==> flow/design.v <==
module LASER(
	CLK,
	RST,
	X,
	Y,
	C1X,
	C1Y,
	C2X,
	C2Y,
	DONE
);
input 		    CLK, RST;
input [3:0]         X, Y;
output reg	    DONE;
output reg [3:0]    C1X, C1Y, C2X, C2Y;
parameter    s_idle    = 'd0,
	     s_input   = 'd1,
	     s_circle1 = 'd2,
             s_circle2 = 'd3,
	     s_check   = 'd4,
	     s_output  = 'd5;
integer    i,j;
reg 	     map[0:15][0:15];
reg [2:0]    current_state, next_state;
reg [5:0]    cover_num1, best_num1, cover_num2, best_num2, previous_sum; 	
reg [6:0]    cnt, cnt1;
reg signed [4:0]    bias_x, bias_y;
reg signed [4:0]    cur_x, cur_y, cir1_x, cir1_y, cir2_x, cir2_y;
reg signed [4:0]    best_x1, best_y1, best_x2, best_y2;
reg signed [4:0]    last_x1, last_y1, last_x2, last_y2;
wire	convergence, search_finish, delay_flag;
wire    outside_x1, outside_y1, outside_x2, outside_y2;
wire signed[5:0]    dis1, dis2; 		
assign dis1 = (cur_x-cir1_x)*(cur_x-cir1_x) + (cur_y-cir1_y)*(cur_y-cir1_y);
assign dis2 = (cur_x-cir2_x)*(cur_x-cir2_x) + (cur_y-cir2_y)*(cur_y-cir2_y);
assign search_finish = (cnt == 'd63 && cnt1 == 'd80);
assign delay_flag = (cnt1 == 'd80);
assign convergence = (best_num1 + best_num2 <= previous_sum );
assign outside_x1 = (cir1_x + bias_x > 'd15 || cir1_x + bias_x < 0);
assign outside_y1 = (cir1_y + bias_y > 'd15 || cir1_y + bias_y < 0);
assign outside_x2 = (cir2_x + bias_x > 'd15 || cir2_x + bias_x < 0);
assign outside_y2 = (cir2_y + bias_y > 'd15 || cir2_y + bias_y < 0);
always@(posedge CLK) begin
        if(RST)	
            current_state <= s_idle;
        else	
	    current_state <= next_state;
end
always@(*) begin
        next_state = current_state;
        case(current_state)
            s_idle   : 			     next_state = s_input;
	    s_input  :  if(cnt == 'd39)	     next_state = s_circle1;
	    s_circle1:  if(search_finish)    next_state = s_circle2;
	    s_circle2:  if(search_finish)    next_state = s_check;
	    s_check  :  if(convergence)	     next_state = s_output;
	                else	             next_state = s_circle2;
	    s_output : 			     next_state = s_input;
        endcase
end
always@(posedge CLK) begin
        case(current_state)
            s_idle   :  if(RST)			       cnt <= 'd0;  
	    s_input  :  if(cnt == 'd39)		       cnt <= 'd0;
		        else 			       cnt <= cnt+1;
	    s_circle1:  if(next_state == s_circle2)    cnt <= 'd0;
		        else if(delay_flag)	       cnt <= cnt+1;
	    s_circle2:  if(next_state == s_check)      cnt <= 'd0;     
	                else if(delay_flag)	       cnt <= cnt+1;
	    s_output :				       cnt <= 'd0;					
        endcase
end
always@(posedge CLK) begin
        case(current_state)
            s_idle   :  if(RST)		  cnt1 <= 'd0;  
	    s_circle1:  if(delay_flag)    cnt1 <= 'd0;
	                else 		  cnt1 <= cnt1+1;
	    s_circle2:  if(delay_flag)	  cnt1 <= 'd0;
		        else 		  cnt1 <= cnt1+1;
	    s_output :			  cnt1 <= 'd0;
    endcase
end
always@(posedge CLK) begin
        case(current_state)
            s_idle   : if(RST)
		           for(i=0;i<16;i=i+1)
		               for(j=0;j<16;j=j+1)
		                   map[i][j] <= 'd0;
	    s_input  : map[X][Y] <= 'd1;
	    s_output : for(i=0;i<16;i=i+1)
		           for(j=0;j<16;j=j+1)
			       map[i][j] <= 'd0;		
        endcase
end
always@(posedge CLK) begin
	case(current_state)
		s_idle   : if(RST)    cur_x <= 0;
		s_circle1: 	      cur_x <= (outside_x1) ? 0 : cir1_x + bias_x;
		s_circle2:	      cur_x <= (outside_x2) ? 0 : cir2_x + bias_x;
		s_output : 	      cur_x <= 0;
	endcase
end
always@(posedge CLK) begin
	case(current_state)
		s_idle   : if(RST)    cur_y <= 0;
		s_circle1: 	      cur_y <= (outside_y1) ? 0 : cir1_y + bias_y;
		s_circle2:	      cur_y <= (outside_y2) ? 0 : cir2_y + bias_y;
		s_output : 	      cur_y <= 0;
	endcase
end
always@(posedge CLK) begin
	case(current_state)
	    s_idle   : 	if(RST)    
                            begin	
                                cir1_x <= 2; 			
                                cir1_y <= 0; 		 	
                            end
	    s_circle1:  if(delay_flag)			
			    begin	
			        if(cir1_x == 'd14)	
                                    begin	
                                        cir1_x <= 2; 			
                                        cir1_y <= cir1_y+2; 	
                                    end
			        else				
                                    begin	
                                        cir1_x <= cir1_x + 2;
				    end
			     end
			 else if(delay_flag)		
                             begin	
                                 cir1_x <= cir1_x + 2;
			     end 
	     s_check  :  if(!convergence)
		             begin   
                                 cir1_x <= best_x2;
		                 cir1_y <= best_y2;
		             end  
	     s_output :	 begin	
                             cir1_x <= 2; 			
                             cir1_y <= 0;
 			 end
	 endcase
end
always@(posedge CLK) begin
	case(current_state)
	    s_idle   : 	if(RST)					
                            begin
                                cir2_x <= 2; 			
                                cir2_y <= 0; 			
                            end
	    s_circle2:  if(delay_flag)
			    begin	
			        if(cir2_x == 'd14)	
                                    begin	
                                        cir2_x <= 2; 			
                                        cir2_y <= cir2_y+2;
                                    end
				else
				    begin
                                	cir2_x <= cir2_x + 2;
				    end
			     end
	    s_check  :  if(!convergence)
		            begin	
                                cir2_x <= 2; 			
                                cir2_y <= 0; 			
                            end
	    s_output :	
		        begin	
                            cir2_x <= 2; 			
                            cir2_y <= 0; 			
                        end
	endcase
end
always@(posedge CLK) begin
	case(current_state)
	    s_idle   :  if(RST)					
                            begin	
                                best_x1 <= 0; 
                                best_y1 <= 0; 												
                            end
	    s_circle1:  if(delay_flag)			
                            begin	
                                best_x1 <= (cover_num1 > best_num1) ? cir1_x : best_x1;
				best_y1 <= (cover_num1 > best_num1) ? cir1_y : best_y1;
                            end
	    s_check  :  if(!convergence)		
                            begin	
                                best_x1 <= best_x2;
			        best_y1 <= best_y2;										
                            end
	    s_output :							
                            begin	
                                best_x1 <= 0; 
				best_y1 <= 0; 												
                            end
	endcase
end
always@(posedge CLK) begin
	case(current_state)
            s_idle   : 	if(RST)					
                            begin
	                        best_x2 <= 0; 
				best_y2 <= 0;
 			    end
	    s_circle2:  if(delay_flag)			
                            begin
                         	best_x2 <= (cover_num2 > best_num2) ? cir2_x : best_x2;
				best_y2 <= (cover_num2 > best_num2) ? cir2_y : best_y2;
                            end 
	    s_output :	begin	
                            best_x2 <= 0; 
			    best_y2 <= 0; 	
                        end
	endcase
end
always@(posedge CLK) begin
	case(current_state)
	    s_idle   : if(RST) 					
                           bias_x <= -'d4;
	    s_circle1: if(bias_x == 'd4)
		           bias_x <= -'d4;
		       else
			   bias_x <= bias_x+1;
	    s_circle2: if(bias_x == 'd4)		
                           bias_x <= -'d4;
		       else	
			   bias_x <= bias_x+1;
	    s_output : bias_x <= -'d4;
	endcase
end
always@(posedge CLK) begin
	case(current_state)
	    s_idle   : if(RST) 					
                           bias_y <= -'d4;
	    s_circle1: if(delay_flag)			
                           bias_y <= -'d4;
		       else if(bias_x == 'd4)	
                           bias_y <= bias_y+1;	 			
	    s_circle2: if(delay_flag)			
                           bias_y <= -'d4;
		       else if(bias_x == 'd4)	
                           bias_y <= bias_y+1;	
	    s_output : bias_y <= -'d4;
	endcase
end
always@(posedge CLK) begin
	case(current_state)
	    s_idle   : if(RST) 												
                           cover_num1 <= 'd0;
	    s_circle1: if(delay_flag)										
                           cover_num1 <= 'd0;
		       else if(outside_x1 || outside_y1)					
                           cover_num1 <= cover_num1;
		       else if(dis1 <= 'sd16  && map[cur_x][cur_y] == 'd1)	
                           cover_num1 <= cover_num1+1;					 
	    s_output : 						 								
                       cover_num1 <= 'd0;
	endcase
end
always@(posedge CLK) begin
	case(current_state)
	    s_idle   : if(RST) 												
                           best_num1 <= 'd0;
	    s_circle1: if(delay_flag)										
                           best_num1 <= (cover_num1 > best_num1) ? cover_num1 : best_num1;					
	    s_check  : if(!convergence)										
                           best_num1 <= best_num2;		
	    s_output : 														
                           best_num1 <= 'd0;
	endcase
end
always@(posedge CLK) begin
	case(current_state)
	    s_idle   : if(RST) 												
                           cover_num2 <= 'd0;				
	    s_circle2: if(delay_flag)										
                           cover_num2 <= 'd0;
		       else if(outside_x2 || outside_y2)					
                           cover_num2 <= cover_num2;
		       else if(dis2 <= 'sd16  && map[cur_x][cur_y] == 'd1)	
                           cover_num2 <= (dis1 > 'sd16) ? cover_num2+1 : cover_num2;	
	    s_output : 														
                       cover_num2 <= 'd0;
	endcase
end
always@(posedge CLK) begin
	case(current_state)
	    s_idle   : if(RST) 												
                           best_num2 <= 'd0;				
	    s_circle2: if(delay_flag)										
                           best_num2 <= (cover_num2 > best_num2) ? cover_num2 : best_num2;
	    s_check	 : if(!convergence)										
                           best_num2 <= 'd0;
	    s_output : 														
                           best_num2 <= 'd0;
	endcase
end
always@(posedge CLK) begin
	case(current_state)
	    s_idle   : if(RST) 	           previous_sum <= 'd0;				
	    s_check  : if(!convergence)    previous_sum <= best_num1 + best_num2;	
	    s_output : 		           previous_sum <= 'd0;
	endcase
end
always@(posedge CLK) begin
	if(current_state == s_check && !convergence)
	begin
	    last_x1 <= best_x1;
	    last_y1 <= best_y1;
	    last_x2 <= best_x2;
	    last_y2 <= best_y2;
	end
	else if(current_state == s_output)
	begin
            last_x1 <= 'd0;
	    last_y1 <= 'd0;
	    last_x2 <= 'd0;
	    last_y2 <= 'd0;
	end
end
always@(posedge CLK) begin
	if(next_state == s_output)    DONE <= 'd1;
	else			      DONE <= 'd0;
end
always@(posedge CLK) begin
	if(next_state == s_output) 
	begin
	    C1X <= last_x1[3:0];
	    C1Y <= last_y1[3:0];
	    C2X <= last_x2[3:0];
	    C2Y <= last_y2[3:0];
	end
	else
	begin
	    C1X <= 'd0;
	    C1Y <= 'd0;
	    C2X <= 'd0;
	    C2Y <= 'd0;
	end
end
endmodule 
; ---- Reports on LASER
; What the tools print for LASER, step after step.
; Line numbers count from 1 in the design file above.
; Operators carry their Yosys type and port widths (W data, S select, Z words).
; Cell names lack the library's common part.
; The mark -- stands for no value.
[inputs]
design = LASER
clock = CLK
library = sky130hd
lib_corner = tt_025C_1v80

; ---- Word level
; Yosys after proc, flatten, opt, wreduce and memory -nomap, before mapping. Memory bits, and registers merged into a memory's read port (data or address), are not among the register bits. Print and check cells are not counted.
; Memory sizes are those after Yosys's memory passes, which may raise the word count (mostly to a power of two), join words into wider ones and drop unused or constant bits.
[op_classes]
addsub = 27
n_mul = 4
compare = 14
equal = 28
mux = 93
bitwise = 7
n_reduce_logical = 35
[ops]
columns = op, count
row1 = $mul A6 B6 Y6, 4
row2 = $mux W5, 26
row3 = $pmux W5 S4, 6
row4 = $mux W6, 15
row5 = $mux W64, 1
row6 = $pmux W5 S3, 4
row7 = $pmux W6 S3, 3
row8 = $add A5 B5 Y6, 8
row9 = $pmux W6 S4, 2
row10 = $mux W7, 6
row11 = $mux W4, 10
row12 = $pmux W7 S5, 1
row13 = $mux W32, 1
row14 = $pmux W4 S4, 2
row15 = $reduce_and A5 Y1, 5
row16 = $sub A5 B5 Y6, 4
row17 = $lt A6 B1 Y1 const B, 4
row18 = $gt A6 B4 Y1 const B, 4
row19 = $pmux W7 S3, 1
row20 = $add A5 B3 Y5 const B, 4
row21 = $add A6 B6 Y6, 3
row22 = $ne A2 B2 Y1 const B, 8
row23 = $reduce_and A4 Y1, 4
row24 = $mux W16, 1
row25 = $mux W8, 2
row26 = $pmux W3 S5, 1
row27 = $add A7 B1 Y7 const B, 2
row28 = $eq A7 B6 Y1 const B, 2
; Not listed: further kinds 32, cells in them 74.
[bits]
register_bits = 138
ramBits = 256
n_memories = 1
inputBits = 10
output_inout_bits = 17
[memory_table]
columns = name, size, width, line_no
row1 = map, 256, 1, 23  ; reg map[0:15][0:15];

; ---- Logic depth
; Yosys ltp: most cells in a row. Word level: on the elaborated netlist, between registers, memories and ports. Mapped: between sequential cells and ports; inverters and the memories' decode and read muxes count.
[logic_depth]
ltp_word = 9
abc_area = 0
depth_mapped = 25

; ---- Netlist
; Yosys stat after the flow's synthesis: flattened, memories mapped to cells. It holds for the ABC_AREA given above (unset counts as 0); a run with the other value may have another netlist.
[synth_totals]
stdcells = 1811
synth_area_um2 = 18377.6
seq_area_um2 = 8748.4
ffs = 384
[by_type]
columns = cell, count, area_total_um2
row1 = dfxtp_1, 278, 5.57E+03
row2 = edfxtp_1, 106, 3.18E+03
row3 = mux4_2, 60, 1.35E+03
row4 = o21ai_0, 248, 1241.19
row5 = ha_1, 94, 1.18E+03
row6 = nand2_1, 313, 1.17E+03
row7 = xnor2_1, 55, 481.712
row8 = fa_1, 20, 400.384
row9 = a22o_1, 39, 341.578
row10 = inv_1, 80, 300.288
row11 = nor2_1, 78, 292.781
row12 = clkbuf_1, 76, 285.274
row13 = and2_1, 38, 237.728
row14 = and3_1, 28, 175.168
row15 = a21oi_1, 32, 160.154
row16 = nand3_1, 32, 160.154
row17 = xor2_1, 17, 148.893
row18 = nor2b_1, 17, 106.352
; Not listed: further types 53, cells in them 200.

; ---- Worst setup path after synthesis
; Source: OpenSTA report_checks on the synthesized netlist (no wires, ideal clock, input and output delay 20% of the period each), path of least setup slack; recovery checks are left aside. Register names are those of the netlist, which keeps one name where synthesis merged equal registers.
[synth_path]
path_kind = register -> register
from = reg cur_x[1]
to = reg cover_num1[0]
tclk_ps = 6000
arrival_ps = 5152
required_ps = 5640
setup_slack_ps = 488
path_delay_ps = 5512
stages = 22
n_path_buf = 0
period_less_setup_slack_ps = 5512
; "path_delay_ps" = arrival - input delay + setup time.
; "stages": output pins that drive a net of the path, with the launching flip-flop's if there is one; two outputs of one cell count as two.
; "period_less_setup_slack_ps" = period - worst setup slack (recovery checks aside). The figure is calculated, with input and output delays left at 20% of the set period.
; Between the ends stands the longest chain of elaborated cells between them, by number of cells; it is not shown to be the way that was timed. Of several equally long chains one is given.
; A line is the first line of the expression or statement that the cell stems from. Yosys adds cells for indexed reads and writes and turns some case tables into memories.
; At most two assigning lines are given for a register; there are more.
; The path ends at the enable pin of a flip-flop; only ways to that pin are counted.
[synth_via]
path_cell_list = edfxtp_1 -> fa_1 -> a21o_1 -> a21oi_1 -> xnor2_1 -> nand2_1 -> fa_1 -> inv_1 -> ha_1 -> fa_1 -> ha_1 -> inv_1 -> fa_1 -> inv_1 -> ha_1 -> xnor2_1 -> xnor2_1 -> xnor2_1 -> xnor2_1 -> nor2_1 -> or3_1 -> o21bai_1
elab_chain_len = 7
cone_cells = 9
classes_between = add/sub: 3; mul: 1; compare: 1; eq/ne: 1; reduce/logical: 2; memory: 1
[synth_lines]
columns = item, line_no
row1 = start: declaration, 28  ; reg signed [4:0]    cur_x, cur_y, cir1_x, cir1_y, cir2_x, cir2_y;
row2 = start: assignment, 98  ; s_circle1: cur_x <= (outside_x1) ? 0 : cir1_x + bias_x;
row3 = start: assignment, 99  ; s_circle2: cur_x <= (outside_x2) ? 0 : cir2_x + bias_x;
row4 = $sub A5 B5 Y6, 34  ; assign dis1 = (cur_x-cir1_x)*(cur_x-cir1_x) + (cur_y-cir1_y)*(cur_y-cir1_y);
row5 = $mul A6 B6 Y6, 34
row6 = $add A6 B6 Y6, 34
row7 = $le A6 B6 Y1, 256  ; else if(dis1 <= 'sd16 && map[cur_x][cur_y] == 'd1)
row8 = $logic_and A1 B1 Y1, 256
row9 = $ne A3 B3 Y1, --
row10 = $reduce_and A4 Y1, --
row11 = end: assignment, 255  ; cover_num1 <= cover_num1;
row12 = end: assignment, 257  ; cover_num1 <= cover_num1+1;
row13 = end: declaration, 25

; ---- Path in the finished layout
; From the final timing report of flow run 2: the path of least setup slack in the routed layout; clock arrival at registers is part of the times.
; The report prints the path's times to 10 ps; the period is as set.
[layout_path]
path_kind = register -> register
from = reg cur_x[1]
to = reg cover_num1[1]
tclk_ps = 6000
arrival_ps = 5990
required_ps = 6270
setup_slack_ps = 280
stages = 23
n_path_buf = 1
; Between the ends stands the longest chain of elaborated cells between them, by number of cells; it is not shown to be the way that was timed. Of several equally long chains one is given.
; At most two assigning lines are given for a register; there are more.
; The path ends at the enable pin of a flip-flop; only ways to that pin are counted.
[layout_via]
path_cell_list = edfxtp_1 -> fa_1 -> a21o_1 -> a21oi_1 -> xnor2_1 -> nand2_1 -> fa_1 -> inv_1 -> ha_1 -> fa_1 -> ha_1 -> inv_1 -> fa_1 -> inv_1 -> ha_1 -> xnor2_1 -> xnor2_1 -> xnor2_1 -> xnor2_1 -> nor2_1 -> or3_1 -> o21bai_1 -> buf_4
elab_chain_len = 7
cone_cells = 9
classes_between = add/sub: 3; mul: 1; compare: 1; eq/ne: 1; reduce/logical: 2; memory: 1
[layout_lines]
columns = item, line_no
row1 = start: declaration, 28  ; reg signed [4:0]    cur_x, cur_y, cir1_x, cir1_y, cir2_x, cir2_y;
row2 = start: assignment, 98  ; s_circle1: cur_x <= (outside_x1) ? 0 : cir1_x + bias_x;
row3 = start: assignment, 99  ; s_circle2: cur_x <= (outside_x2) ? 0 : cir2_x + bias_x;
row4 = $sub A5 B5 Y6, 34  ; assign dis1 = (cur_x-cir1_x)*(cur_x-cir1_x) + (cur_y-cir1_y)*(cur_y-cir1_y);
row5 = $mul A6 B6 Y6, 34
row6 = $add A6 B6 Y6, 34
row7 = $le A6 B6 Y1, 256  ; else if(dis1 <= 'sd16 && map[cur_x][cur_y] == 'd1)
row8 = $logic_and A1 B1 Y1, 256
row9 = $ne A3 B3 Y1, --
row10 = $reduce_and A4 Y1, --
row11 = end: assignment, 255  ; cover_num1 <= cover_num1;
row12 = end: assignment, 257  ; cover_num1 <= cover_num1+1;
row13 = end: declaration, 25

; Flow measurements of LASER on sky130hd: 6 stored runs with different settings, listed in no order. Input and output delays are each 20% of the period that was set; the output load is 0.01 pF.
; "critical_path_time_ps": the worst setup path's part of the clock period (all of it between registers, 20% less for each end at a port) less its slack. A launch clock that arrives late makes it longer, a capture clock that arrives late makes it shorter.
; By "totalPower_mw" is meant OpenSTA's value without simulated activity: inputs other than the clock are taken to toggle once in ten clock periods, and the tool carries that through the logic.
; "critical_path_time_ps" is given in steps of 10 ps.

[flow run 1: settings]
ABC_AREA = 1
CAP_MARGIN = 25
CELL_PAD_IN_SITES_DETAIL_PLACEMENT = 1
CELL_PAD_IN_SITES_GLOBAL_PLACEMENT = 1
CORE_ASPECT_RATIO = 1.0
CORE_MARGIN = 6
CORE_UTILIZATION = 70
CTS_CLUSTER_DIAMETER = 161
CTS_CLUSTER_SIZE = 59
GPL_ROUTABILITY_DRIVEN = 0
GPL_TIMING_DRIVEN = 1
HOLD_SLACK_MARGIN = 0.23
MAX_ROUTING_LAYER = met4
PLACE_DENSITY = 0.51
SETUP_SLACK_MARGIN = -0.25
TNS_END_PERCENT = 35
period_ns = 3.51
SLEW_MARGIN = 20
[flow run 1: results]
outcome = unfinished; error GPL-0301 in placement

[flow run 2: settings]
period_ns = 6.0
CAP_MARGIN = 20
CORE_MARGIN = 2
CORE_UTILIZATION = 40
SLEW_MARGIN = 20
[flow run 2: results]
synthArea_um2 = 18377.6
die_area_um2 = 47674.5
stdcell_area_um2 = 20434.6
post_route_util_frac = 0.45
timing.setup.ws_ps = 277
final_setup_tns_ps = 0
ws_hold_ps = 445
totalPower_mw = 5.959
critical_path_time_ps = 5720
path_kind = register -> register

[flow run 3: settings]
ABC_AREA = 1
CORE_ASPECT_RATIO = 1.97
CORE_MARGIN = 5
CTS_CLUSTER_DIAMETER = 48
GPL_TIMING_DRIVEN = 0
MIN_ROUTING_LAYER = met2
PLACE_DENSITY_LB_ADDON = 0.22
SETUP_SLACK_MARGIN = 0.17
period_ns = 6.0
CAP_MARGIN = 20
CORE_UTILIZATION = 40
SLEW_MARGIN = 20
[flow run 3: results]
synthArea_um2 = 19356.1
die_area_um2 = 53143.6
stdcell_area_um2 = 21846.0
post_route_util_frac = 0.454
timing.setup.ws_ps = 369
final_setup_tns_ps = 0
ws_hold_ps = 473
totalPower_mw = 6.147
critical_path_time_ps = 5630
path_kind = register -> register

[flow run 4: settings]
ABC_AREA = 0
CAP_MARGIN = 25
CELL_PAD_IN_SITES_DETAIL_PLACEMENT = 1
CELL_PAD_IN_SITES_GLOBAL_PLACEMENT = 0
CORE_ASPECT_RATIO = 1.0
CORE_UTILIZATION = 70
CTS_CLUSTER_SIZE = 59
GPL_TIMING_DRIVEN = 1
MAX_ROUTING_LAYER = met4
PLACE_DENSITY_LB_ADDON = 0.09
SETUP_SLACK_MARGIN = 0.53
TNS_END_PERCENT = 65
period_ns = 5.3
CORE_MARGIN = 2
SLEW_MARGIN = 20
[flow run 4: results]
outcome = unfinished; error DPL-0033 in clock tree synthesis

[flow run 5: settings]
ABC_AREA = 1
CAP_MARGIN = 25
CELL_PAD_IN_SITES_DETAIL_PLACEMENT = 1
CELL_PAD_IN_SITES_GLOBAL_PLACEMENT = 1
CORE_ASPECT_RATIO = 1.0
CORE_MARGIN = 9
CORE_UTILIZATION = 70
CTS_CLUSTER_DIAMETER = 161
CTS_CLUSTER_SIZE = 38
GPL_ROUTABILITY_DRIVEN = 0
GPL_TIMING_DRIVEN = 1
HOLD_SLACK_MARGIN = 0.23
MAX_ROUTING_LAYER = met4
PLACE_DENSITY_LB_ADDON = 0.25
SETUP_SLACK_MARGIN = -0.25
TNS_END_PERCENT = 35
period_ns = 3.51
SLEW_MARGIN = 20
[flow run 5: results]
outcome = unfinished; error FLW-0024 in placement

[flow run 6: settings]
ABC_AREA = 0
CELL_PAD_IN_SITES_DETAIL_PLACEMENT = 1
CELL_PAD_IN_SITES_GLOBAL_PLACEMENT = 3
CORE_ASPECT_RATIO = 1.97
CORE_MARGIN = 6
CORE_UTILIZATION = 43
CTS_CLUSTER_DIAMETER = 48
GPL_TIMING_DRIVEN = 0
MAX_ROUTING_LAYER = met4
MIN_ROUTING_LAYER = met1
PLACE_DENSITY = 0.61
SLEW_MARGIN = 5
period_ns = 6.0
CAP_MARGIN = 20
[flow run 6: results]
synthArea_um2 = 18377.6
die_area_um2 = 48131.9
stdcell_area_um2 = 20712.4
post_route_util_frac = 0.494
timing.setup.ws_ps = 169
final_setup_tns_ps = 0
ws_hold_ps = 450
totalPower_mw = 5.883
critical_path_time_ps = 5830
path_kind = register -> register
